==> flow/design.v <==
module pe_fc(
		input clk,
		input rst_n,
		input signed [7:0] data_i,
		input signed [7:0] weight_i,
		input signed [15:0] bias_i,
		input en,
		input bias_en,
		input flush,
		output reg signed [31:0] data_o
);
reg signed [15:0] mul;
reg signed [15:0] add;    
always @(posedge clk or negedge rst_n) begin
	if (!rst_n)
		mul <= 0;
	else 
		mul <= data_i * weight_i;
end
always @(*) begin
	if (en)
		add = mul;
	else if (bias_en)
		add = bias_i;
	else
		add = 0;
end
always @(posedge clk or negedge rst_n) begin
	if (!rst_n)
		data_o <= 0;
	else if (flush)
		data_o <= mul;
	else 
		data_o <= data_o + add;
end
endmodule
module fc_top(
	input wire clk,
	input wire rst_n,
	input wire valid_i,
	input wire [9*8-1:0] data_in,
	input wire [9*8-1:0] weight1,
	input wire [9*8-1:0] weight2,
	input wire [31:0] bias,
	output reg valid_o,
	output reg [7:0] data1_o,
	output reg [7:0] data2_o
);
parameter M0 = 4'd11;  
parameter n = 15;  
reg [9*8-1:0] weight1_inst;
reg [9*8-1:0] weight2_inst;
reg [32-1:0]  bias_inst;
wire signed [7:0] input_div [8:0];
wire signed [7:0] weight1_div [8:0];
wire signed [7:0] weight2_div [8:0];
wire signed [15:0] bias1;
wire signed [15:0] bias2;
reg       fc_en;
reg [3:0] cnt;
reg [5:0] num_cnt;
reg pe_en;
reg bias_en;
reg flush;
reg signed [7:0] pe_data;
reg signed [7:0] pe_weight1;
reg signed [7:0] pe_weight2;
wire signed [31:0] data_o_1,data_o_2;
reg signed [35:0] data_big_1, data_big_2;
genvar input_allo;
generate for (input_allo=0; input_allo<9; input_allo=input_allo+1)
	begin: INPUT_ALLOCATION
		assign input_div[input_allo] = data_in[(input_allo+1)*8 -1-:8];	
	end
endgenerate
genvar weight_allo;
generate for (weight_allo=0; weight_allo<9; weight_allo=weight_allo+1)
	begin: WEIGHT_ALLOCATION
		assign weight1_div[weight_allo] = weight1_inst[(weight_allo+1)*8 -1-:8];	
		assign weight2_div[weight_allo] = weight2_inst[(weight_allo+1)*8 -1-:8];	
	end
endgenerate
assign bias1 = bias_inst[15:0];
assign bias2 = bias_inst[31:16];
always @(posedge clk or negedge rst_n) begin
	if (!rst_n)
		weight1_inst <= 0;
	else if (valid_i)
		weight1_inst <= weight1;
end
always @(posedge clk or negedge rst_n) begin
	if (!rst_n)
		weight2_inst <= 0;
	else if (valid_i)
		weight2_inst <= weight2;
end
always @(posedge clk or negedge rst_n) begin
	if (!rst_n)
		bias_inst <= 0;
	else if (valid_i)
		bias_inst <= bias;
end
always @(posedge clk or negedge rst_n) begin
	if (!rst_n)
		fc_en <= 1'b0;
	else if (valid_i)
		fc_en <= 1'b1;
	else if (cnt == 4'd11)
		fc_en <= 1'b0;
end
always @(posedge clk or negedge rst_n) begin
	if (!rst_n)
		cnt <= 0;
	else if (cnt == 4'd12)
		cnt <= 0;
	else if (valid_i | fc_en)
		cnt <= cnt + 1'b1;
end
always @(posedge clk or negedge rst_n) begin
	if (!rst_n)
		num_cnt <= 0;
	else if (num_cnt == 6'd32 && valid_i)
		num_cnt <= 6'd1;
	else if (valid_i)
		num_cnt <= num_cnt + 1'b1;
end
always @(posedge clk or negedge rst_n) begin
	if (!rst_n)
		pe_en <= 1'b0;
	else if ((cnt>= 5'd1) && (cnt<= 5'd9))
		pe_en <= 1'b1;
	else 
		pe_en <= 1'b0;
end
always @(posedge clk or negedge rst_n) begin
	if (!rst_n)
		bias_en <= 1'b0;
	else if ((cnt== 5'd10) && (num_cnt == 6'd1))
		bias_en <= 1'b1;
	else 
		bias_en <= 1'b0;
end
always @(posedge clk or negedge rst_n) begin
	if (!rst_n)
		flush <= 1'b0;
	else if ((cnt== 5'd1) && (num_cnt == 6'd1))
		flush <= 1'b1;
	else 
		flush <= 1'b0;
end
always @(*) begin
	if ((cnt>= 5'd1) && (cnt<= 5'd9))
		pe_data = input_div[cnt-1];
	else
		pe_data = 0;
end
always @(*) begin
	if ((cnt>= 5'd1) && (cnt<= 5'd9))
		pe_weight1 = weight1_div[cnt-1];
	else
		pe_weight1 = 0;
end
always @(*) begin
	if ((cnt>= 5'd1) && (cnt<= 5'd9))
		pe_weight2 = weight2_div[cnt-1];
	else
		pe_weight2 = 0;
end
pe_fc u_pe_fc1(
	.clk(clk),
	.rst_n(rst_n),
	.data_i(pe_data),
	.weight_i(pe_weight1),
	.bias_i(bias1),
	.en(pe_en),
	.bias_en(bias_en),
	.flush(flush),
	.data_o(data_o_1)
);
pe_fc u_pe_fc2(
	.clk(clk),
	.rst_n(rst_n),
	.data_i(pe_data),
	.weight_i(pe_weight2),
	.bias_i(bias2),
	.en(pe_en),
	.bias_en(bias_en),
	.flush(flush),
	.data_o(data_o_2)
);
always @(posedge clk or negedge rst_n) begin
	if (!rst_n)
		data_big_1 <= 0;
	else
		data_big_1 <= data_o_1 * $signed({1'b0, M0});
end
always @(posedge clk or negedge rst_n) begin
	if (!rst_n)
		data_big_2 <= 0;
	else
		data_big_2 <= data_o_2 * $signed({1'b0, M0});
end
always@(posedge clk or negedge rst_n) begin  
	if(!rst_n)
		data1_o <= 0;
	else if((cnt== 5'd12) && (num_cnt == 6'd32)) begin
		if (data_big_1[35])
			data1_o <= (&data_big_1[35:22])?data_big_1[22:15]:8'h80;
		else 
			data1_o <= data_big_1[35:22]?8'h7f:data_big_1[22:15];
	end
end
always@(posedge clk or negedge rst_n) begin  
	if(!rst_n)
		data2_o <= 0;
	else if((cnt== 5'd12) && (num_cnt == 6'd32)) begin
		if (data_big_2[35])
			data2_o <= (&data_big_2[35:22])?data_big_2[22:15]:8'h80;
		else 
			data2_o <= data_big_2[35:22]?8'h7f:data_big_2[22:15];
	end
end
always@(posedge clk or negedge rst_n) begin
	if(!rst_n)
		valid_o <= 1'b0;
	else if (valid_o)
		valid_o <= 1'b0;
	else if ((cnt== 5'd12) && (num_cnt == 6'd32))
		valid_o <= 1'b1;
end
endmodule 
# --- From RTL to reports: fc_top ---
# Module fc_top before and after one edit of its RTL, step after step.
# "orig" refers to lines of the RTL above, "edited" to lines of the edited file.
# "diff": "edited" minus "orig" as printed here. "rel_change_pct": 100 x difference / "orig".
# Library cell names are shortened.
inputs:
  design: "fc_top"
  clk_port: "clk"
  cell_library: "sky130hd"
  corner: "tt_025C_1v80"

# --- Edit of the RTL ---
# Unified diff, file above to edited file.
# The edited RTL no longer does the same as the RTL above: the edit was made by script, with no optimisation intended.
# begin of diff
@@ -178,15 +178,5 @@
 	.data_o(data_o_1)
 );
-pe_fc u_pe_fc2(
-	.clk(clk),
-	.rst_n(rst_n),
-	.data_i(pe_data),
-	.weight_i(pe_weight2),
-	.bias_i(bias2),
-	.en(pe_en),
-	.bias_en(bias_en),
-	.flush(flush),
-	.data_o(data_o_2)
-);
+assign data_o_2 = 0;
 always @(posedge clk or negedge rst_n) begin
 	if (!rst_n)
# end of diff

# --- After elaboration ---
# Yosys after proc, flatten, opt, wreduce and memory -nomap, before mapping. Print and check cells are not counted. Equal cells are merged and count once.
word_totals:
  columns: ["element", "orig", "edited", "diff", "rel_change_pct"]
  rows:
  - ["out_inout_bits", 17, 17, 0, 0.00]
  - ["romBits", 0, 0, 0, null]
  - ["elab_cells", 86, 68, -18, -20.93]
  - ["clocked_rd_ports_x_width", 0, 0, 0, null]
  - ["latchBits", 0, 0, 0, null]
  - ["memories", 0, 0, 0, null]
  - ["ram_bits", 0, 0, 0, null]
  - ["ff_bits", 375, 195, -180, -48.00]
classes:
  columns: ["element", "orig", "edited", "diff", "rel_change_pct"]
  rows:
  - ["bitwise", 1, 1, 0, 0.00]
  - ["cmp", 2, 2, 0, 0.00]
  - ["div", 0, 0, 0, null]
  - ["add_sub_neg", 5, 4, -1, -20.00]
  - ["shifts", 0, 0, 0, null]
  - ["equal", 14, 14, 0, 0.00]
  - ["n_reduce_logical", 13, 11, -2, -15.38]
  - ["n_mux", 29, 21, -8, -27.59]
  - ["multipliers", 4, 2, -2, -50.00]
ops:
  columns: ["operator", "orig", "edited", "diff", "rel_change_pct"]
  rows:
  - ["2-to-1 mux 8 bit", 9, 5, -4, -44.44]
  - ["2-to-1 mux 16 bit", 4, 2, -2, -50.00]
  - ["parallel mux 8 bit (select 9 bit)", 3, 2, -1, -33.33]
  - ["adder 32 x 16 -> 32 bit", 2, 1, -1, -50.00]
  - ["multiplier 32 x 5 -> 36 bit with constant B", 2, 1, -1, -50.00]
  - ["multiplier 8 x 8 -> 16 bit", 2, 1, -1, -50.00]
  - ["2-to-1 mux 32 bit", 2, 1, -1, -50.00]
  - ["AND reduction 14 bit", 2, 1, -1, -50.00]
  - ["nonzero test 14 bit", 2, 1, -1, -50.00]
  - ["2-to-1 mux 1 bit", 7, 7, 0, 0.00]
  - ["logical AND 1 bit", 5, 5, 0, 0.00]
  - ["equality test 4 x 3 -> 1 bit with constant B", 4, 4, 0, 0.00]
  - ["equality test 4 bit with constant B", 4, 4, 0, 0.00]
  - ["nonzero test 2 bit", 3, 3, 0, 0.00]
  - ["equality test 4 x 1 -> 1 bit with constant B", 2, 2, 0, 0.00]
  - ["equality test 4 x 2 -> 1 bit with constant B", 2, 2, 0, 0.00]
  - ["2-to-1 mux 4 bit", 2, 2, 0, 0.00]
  - ["2-to-1 mux 6 bit", 2, 2, 0, 0.00]
  - ["adder 4 x 1 -> 4 bit with constant B", 1, 1, 0, 0.00]
  - ["adder 6 x 1 -> 6 bit with constant B", 1, 1, 0, 0.00]
  - ["equality test 6 x 1 -> 1 bit with constant B", 1, 1, 0, 0.00]
  - ["equality test 6 bit with constant B", 1, 1, 0, 0.00]
  - [">= comparator 4 x 1 -> 1 bit with constant B", 1, 1, 0, 0.00]
  - ["<= comparator 4 bit with constant B", 1, 1, 0, 0.00]
  - ["zero test 4 bit", 1, 1, 0, 0.00]
  - ["OR 1 bit", 1, 1, 0, 0.00]
  - ["subtractor 4 x 1 -> 4 bit with constant B", 1, 1, 0, 0.00]

# --- Depth ---
# Yosys ltp: most cells in a row. Word level: on the elaborated netlist, between registers, memories and ports. Mapped: between sequential cells and ports; inverters and the memories' decode and read muxes count.
depth:
  columns: ["element", "orig", "edited", "diff", "rel_change_pct"]
  rows:
  - ["ltp_word", 5, 5, 0, 0.00]
  - ["abc_area", "0", "0", null, null]
  - ["mapped_depth", 30, 30, 0, 0.00]
  - ["depth_no_buf", 27, 27, 0, 0.00]

# --- Synthesis result ---
# Yosys stat after the flow's synthesis: flattened, memories mapped to cells. It holds for the ABC_AREA given above (unset counts as 0); a run with the other value may have another netlist.
mapped:
  columns: ["element", "orig", "edited", "diff", "rel_change_pct"]
  rows:
  - ["area_um2", 28112.0, 15379.8, -12732.2, -45.29]
  - ["buf_cells", 114, 97, -17, -14.91]
  - ["cell_count", 2922, 1634, -1288, -44.08]
  - ["seq_area_um2", 8633.3, 4504.3, -4129.0, -47.83]
  - ["ffs", 345, 180, -165, -47.83]
types:
  columns: ["type", "orig", "edited", "diff", "rel_change_pct"]
  rows:
  - ["inv_1", 487, 237, -250, -51.33]
  - ["dfrtp_1", 345, 180, -165, -47.83]
  - ["ha_1", 258, 133, -125, -48.45]
  - ["nor2_1", 143, 44, -99, -69.23]
  - ["mux2_2", 187, 93, -94, -50.27]
  - ["fa_1", 169, 85, -84, -49.70]
  - ["o21ai_0", 153, 75, -78, -50.98]
  - ["a21oi_1", 126, 70, -56, -44.44]
  - ["xnor2_1", 95, 51, -44, -46.32]
  - ["a211oi_1", 16, 53, 37, 231.25]
  - ["nand3_1", 51, 18, -33, -64.71]
  - ["a22o_1", 49, 16, -33, -67.35]
  - ["clkbuf_1", 74, 44, -30, -40.54]
  - ["a22oi_1", 40, 64, 24, 60.00]
  - ["a222oi_1", 24, 0, -24, -100.00]
  - ["nand2_1", 150, 127, -23, -15.33]
  - ["nor3_1", 36, 13, -23, -63.89]
  - ["or3_1", 22, 2, -20, -90.91]
# The list need not be complete.
# The figures by module come from a second, unflattened synthesis with its own total; it is not the netlist above.
unflattened:
  columns: ["element", "orig", "edited", "diff", "rel_change_pct"]
  rows:
  - ["cells_unflattened", 2831, 1573, -1258, -44.44]
  - ["area_unflattened_um2", 27769.1, 15248.4, -12520.7, -45.09]
# Each row is one instance without its submodules.
modules_orig:
  columns: ["module", "n_cells", "instances", "mod_area_um2"]
  rows:
  - ["fc_top", 1553, 1, 16248.1]
  - ["pe_fc", 639, 2, 5760.5]
modules_edited:
  columns: ["module", "n_cells", "instances", "mod_area_um2"]
  rows:
  - ["fc_top", 907, 1, 9285.2]
  - ["pe_fc", 666, 1, 5963.2]

# --- Timing after synthesis ---
# OpenSTA on the mapped netlist: ideal clock, no wires. The path of least setup slack (recovery checks aside). Input and output delay are each 20% of the period. Register names are those of the netlist, which keeps one name where synthesis merged equal registers.
synth_timing:
  columns: ["element", "orig", "edited", "diff", "rel_change_pct"]
  rows:
  - ["path_kind", "in2reg", "reg2reg", null, null]
  - ["start", "input port data_in[39]", "register cnt[0]", null, null]
  - ["end", "register u_pe_fc1.mul[14]", "register u_pe_fc1.mul[14]", null, null]
  - ["launch_ns", 1.600, 0.000, -1.600, -100.00]
  - ["path_stages", 23, 30, 7, 30.43]
  - ["tclk_ns", 8.0, 8.0, 0.0, 0.00]
  - ["arrival_time_ns", 6.485, 5.931, -0.554, -8.54]
  - ["path_slack_ns", 1.400, 1.944, 0.544, null]
  - ["path_delay_ns", 5.001, 6.057, 1.056, 21.12]
  - ["period_less_setup_slack_ns", 6.6, 6.056, -0.544, -8.24]
# "path_delay_ns" = arrival - input delay + setup time.
# "path_stages": output pins that drive a net of the path, with the launching flip-flop's if there is one; two outputs of one cell count as two.
# "period_less_setup_slack_ns" = period - worst setup slack (recovery checks aside). The figure is calculated, with input and output delays left at 20% of the set period.
# The rows between start and end are the longest chain of elaborated cells between them; the timing report does not say that the signal goes this way. Where chains are equally long, one stands for them.
# Each line given opens the expression or statement behind the cell; cells for indexed reads and writes are added by Yosys, which also makes memories of some case tables.
# At most two assigning lines are given for a register; there are more.
synth_between_orig:
  path_cell_list: "a222oi_1 > nand2_1 > a32oi_1 > nand4_1 > nand2_1 > clkbuf_1 > nor2_1 > fa_1 > inv_1 > fa_1 > inv_1 > fa_1 > inv_1 > fa_1 > inv_1 > ha_1 > o21ai_0 > a21boi_0 > o21ai_0 > a21boi_0 > o21ai_0 > nor2b_1 > o311ai_0"
  elab_chain_cells: 3
  cone_cells: 3
  cone_classes: "1 x mul; 2 x mux"
synth_rtl_orig:
  columns: ["element", "line_no", "source"]
  rows:
  - ["start, declared", 41, "input wire [9*8-1:0] data_in,"]
  - ["parallel mux 8 bit (select 9 bit)", 153, "pe_data = input_div[cnt-1];"]
  - ["2-to-1 mux 8 bit", 152, "if ((cnt>= 5'd1) && (cnt<= 5'd9))"]
  - ["multiplier 8 x 8 -> 16 bit", 18, "mul <= data_i * weight_i;"]
  - ["end, assigned", 16, "mul <= 0;"]
  - ["end, assigned", 18, null]
  - ["end, declared", 12, "reg signed [15:0] mul;"]
synth_between_edited:
  path_cell_list: "dfrtp_1 > inv_1 > ha_1 > buf_2 > and2_1 > a21oi_2 > o22ai_1 > and2_1 > buf_6 > nor4b_4 > buf_6 > buf_2 > buf_4 > a211oi_1 > fa_1 > inv_1 > fa_1 > inv_1 > fa_1 > inv_1 > fa_1 > inv_1 > ha_1 > o21ai_0 > a21boi_0 > o21ai_0 > a21oi_1 > o21ai_0 > mux2i_1 > nand2_1"
  elab_chain_cells: 5
  cone_cells: 18
  cone_classes: "1 x add/sub; 1 x mul; 2 x compare; 8 x eq/ne; 4 x mux; 2 x reduce/logical"
synth_rtl_edited:
  columns: ["element", "line_no", "source"]
  rows:
  - ["start, declared", 60, "reg [3:0] cnt;"]
  - ["start, assigned", 113, "cnt <= 0;"]
  - ["start, assigned", 117, "cnt <= cnt + 1'b1;"]
  - ["subtractor 4 x 1 -> 4 bit", 153, "pe_data = input_div[cnt-1];"]
  - ["equality test 4 bit", 153, null]
  - ["parallel mux 8 bit (select 9 bit)", 153, null]
  - ["2-to-1 mux 8 bit", 152, "if ((cnt>= 5'd1) && (cnt<= 5'd9))"]
  - ["multiplier 8 x 8 -> 16 bit", 18, "mul <= data_i * weight_i;"]
  - ["end, assigned", 16, "mul <= 0;"]
  - ["end, assigned", 18, null]
  - ["end, declared", 12, "reg signed [15:0] mul;"]

# --- Path in the finished layout ---
# Path of least setup slack in the final report of each run of pair 1 (OpenROAD, finished layout, wires in). Where an end is a register, its clock arrival counts in the times.
layout_timing:
  columns: ["element", "orig", "edited", "diff", "rel_change_pct"]
  rows:
  - ["path_kind", "reg2reg", "reg2reg", null, null]
  - ["start", "register cnt[0]", "register cnt[0]", null, null]
  - ["end", "register u_pe_fc1.mul[14]", "register u_pe_fc1.mul[14]", null, null]
  - ["arrival_time_ns", 7.85, 7.51, -0.34, -4.33]
  - ["path_slack_ns", 0.61, 0.82, 0.21, null]
  - ["path_stages", 26, 26, 0, 0.00]
  - ["tclk_ns", 8.0, 8.0, 0.0, 0.00]
  - ["launch_ns", 0.60, 0.45, -0.15, -25.00]
# The rows between start and end are the longest chain of elaborated cells between them; the timing report does not say that the signal goes this way. Where chains are equally long, one stands for them.
# At most two assigning lines are given for a register; there are more.
layout_between_orig:
  path_cell_list: "dfrtp_1 > inv_1 > ha_1 > o41ai_2 > and2_1 > buf_4 > a22o_1 > a221oi_1 > and3_1 > nand2b_2 > nand2_1 > fa_1 > fa_1 > inv_1 > fa_1 > inv_1 > fa_1 > inv_1 > ha_1 > o21ai_0 > a21boi_0 > o21ai_0 > a21boi_0 > o21ai_0 > nor2b_1 > o311ai_0"
  elab_chain_cells: 5
  cone_cells: 18
  cone_classes: "1 x add/sub; 1 x mul; 2 x compare; 8 x eq/ne; 4 x mux; 2 x reduce/logical"
layout_rtl_orig:
  columns: ["element", "line_no", "source"]
  rows:
  - ["start, declared", 60, "reg [3:0] cnt;"]
  - ["start, assigned", 113, "cnt <= 0;"]
  - ["start, assigned", 117, "cnt <= cnt + 1'b1;"]
  - ["subtractor 4 x 1 -> 4 bit", 153, "pe_data = input_div[cnt-1];"]
  - ["equality test 4 bit", 153, null]
  - ["parallel mux 8 bit (select 9 bit)", 153, null]
  - ["2-to-1 mux 8 bit", 152, "if ((cnt>= 5'd1) && (cnt<= 5'd9))"]
  - ["multiplier 8 x 8 -> 16 bit", 18, "mul <= data_i * weight_i;"]
  - ["end, assigned", 16, "mul <= 0;"]
  - ["end, assigned", 18, null]
  - ["end, declared", 12, "reg signed [15:0] mul;"]
layout_between_edited:
  path_cell_list: "dfrtp_1 > inv_1 > ha_1 > o21ai_0 > mux2_2 > o21ai_1 > and2_1 > a22oi_1 > nand4_1 > o21ai_1 > o21bai_1 > fa_1 > fa_1 > inv_1 > fa_1 > inv_1 > fa_1 > inv_1 > ha_1 > o21ai_0 > a21boi_0 > o21ai_0 > a21oi_1 > o21ai_0 > mux2i_1 > nand2_1"
  elab_chain_cells: 5
  cone_cells: 18
  cone_classes: "1 x add/sub; 1 x mul; 2 x compare; 8 x eq/ne; 4 x mux; 2 x reduce/logical"
layout_rtl_edited:
  columns: ["element", "line_no", "source"]
  rows:
  - ["start, declared", 60, "reg [3:0] cnt;"]
  - ["start, assigned", 113, "cnt <= 0;"]
  - ["start, assigned", 117, "cnt <= cnt + 1'b1;"]
  - ["subtractor 4 x 1 -> 4 bit", 153, "pe_data = input_div[cnt-1];"]
  - ["equality test 4 bit", 153, null]
  - ["parallel mux 8 bit (select 9 bit)", 153, null]
  - ["2-to-1 mux 8 bit", 152, "if ((cnt>= 5'd1) && (cnt<= 5'd9))"]
  - ["multiplier 8 x 8 -> 16 bit", 18, "mul <= data_i * weight_i;"]
  - ["end, assigned", 16, "mul <= 0;"]
  - ["end, assigned", 18, null]
  - ["end, declared", 12, "reg signed [15:0] mul;"]

# --- Flow runs ---
# Both versions went through the flow (Yosys, OpenROAD) with the same settings in each pair. Constraints: input delay and output delay 20% of the set period each, output load 0.01 pF.
flow_settings_pair_1:
  CORE_UTILIZATION: 40
  PLACE_DENSITY: 0.6
  period_ns: 8.0
  CAP_MARGIN: 20
  CORE_MARGIN: 2
  SLEW_MARGIN: 20
measured_pair_1:
  columns: ["element", "orig", "edited", "diff", "rel_change_pct"]
  rows:
  - ["fin_hold_ws_ns", 0.422, 0.433, 0.011, null]
  - ["layout_stdcell_area_um2", 33280.7, 17993.5, -15287.2, -45.93]
  - ["final_setup_ws_ns", 0.610, 0.820, 0.210, null]
  - ["timing.achieved_period_ns", 7.390, 7.180, -0.210, -2.84]
  - ["finish.utilization_pct", 47.7, 47.7, 0.0, null]
  - ["design.die.area_um2", 72417.5, 40034.0, -32383.5, -44.72]
  - ["post_synth_area_um2", 28112.0, 15379.8, -12732.2, -45.29]
flow_settings_pair_2:
  CELL_PAD_IN_SITES_DETAIL_PLACEMENT: 1
  CORE_ASPECT_RATIO: 1.49
  CORE_MARGIN: 6
  CORE_UTILIZATION: 31
  CTS_CLUSTER_DIAMETER: 363
  CTS_CLUSTER_SIZE: 41
  GPL_ROUTABILITY_DRIVEN: 0
  HOLD_SLACK_MARGIN: 0.13
  MIN_ROUTING_LAYER: "met1"
  PLACE_DENSITY_LB_ADDON: 0.22
  SETUP_SLACK_MARGIN: 0.34
  period_ns: 6.75
  CAP_MARGIN: 20
  SLEW_MARGIN: 20
measured_pair_2:
  columns: ["element", "orig", "edited", "diff", "rel_change_pct"]
  rows:
  - ["fin_hold_ws_ns", 0.431, 0.423, -0.008, null]
  - ["layout_stdcell_area_um2", 33936.3, 18741.7, -15194.6, -44.77]
  - ["final_setup_ws_ns", 0.486, 0.564, 0.078, null]
  - ["timing.achieved_period_ns", 6.264, 6.186, -0.078, -1.25]
  - ["finish.utilization_pct", 37.8, 38.3, 0.5, null]
  - ["design.die.area_um2", 98198.6, 55208.5, -42990.1, -43.78]
  - ["post_synth_area_um2", 28112.0, 15379.8, -12732.2, -45.29]
# "timing.achieved_period_ns": clock period set for the run, less the worst setup slack. It is reckoned from that one timing run; input and output delays stay at 20% of the period that was set.
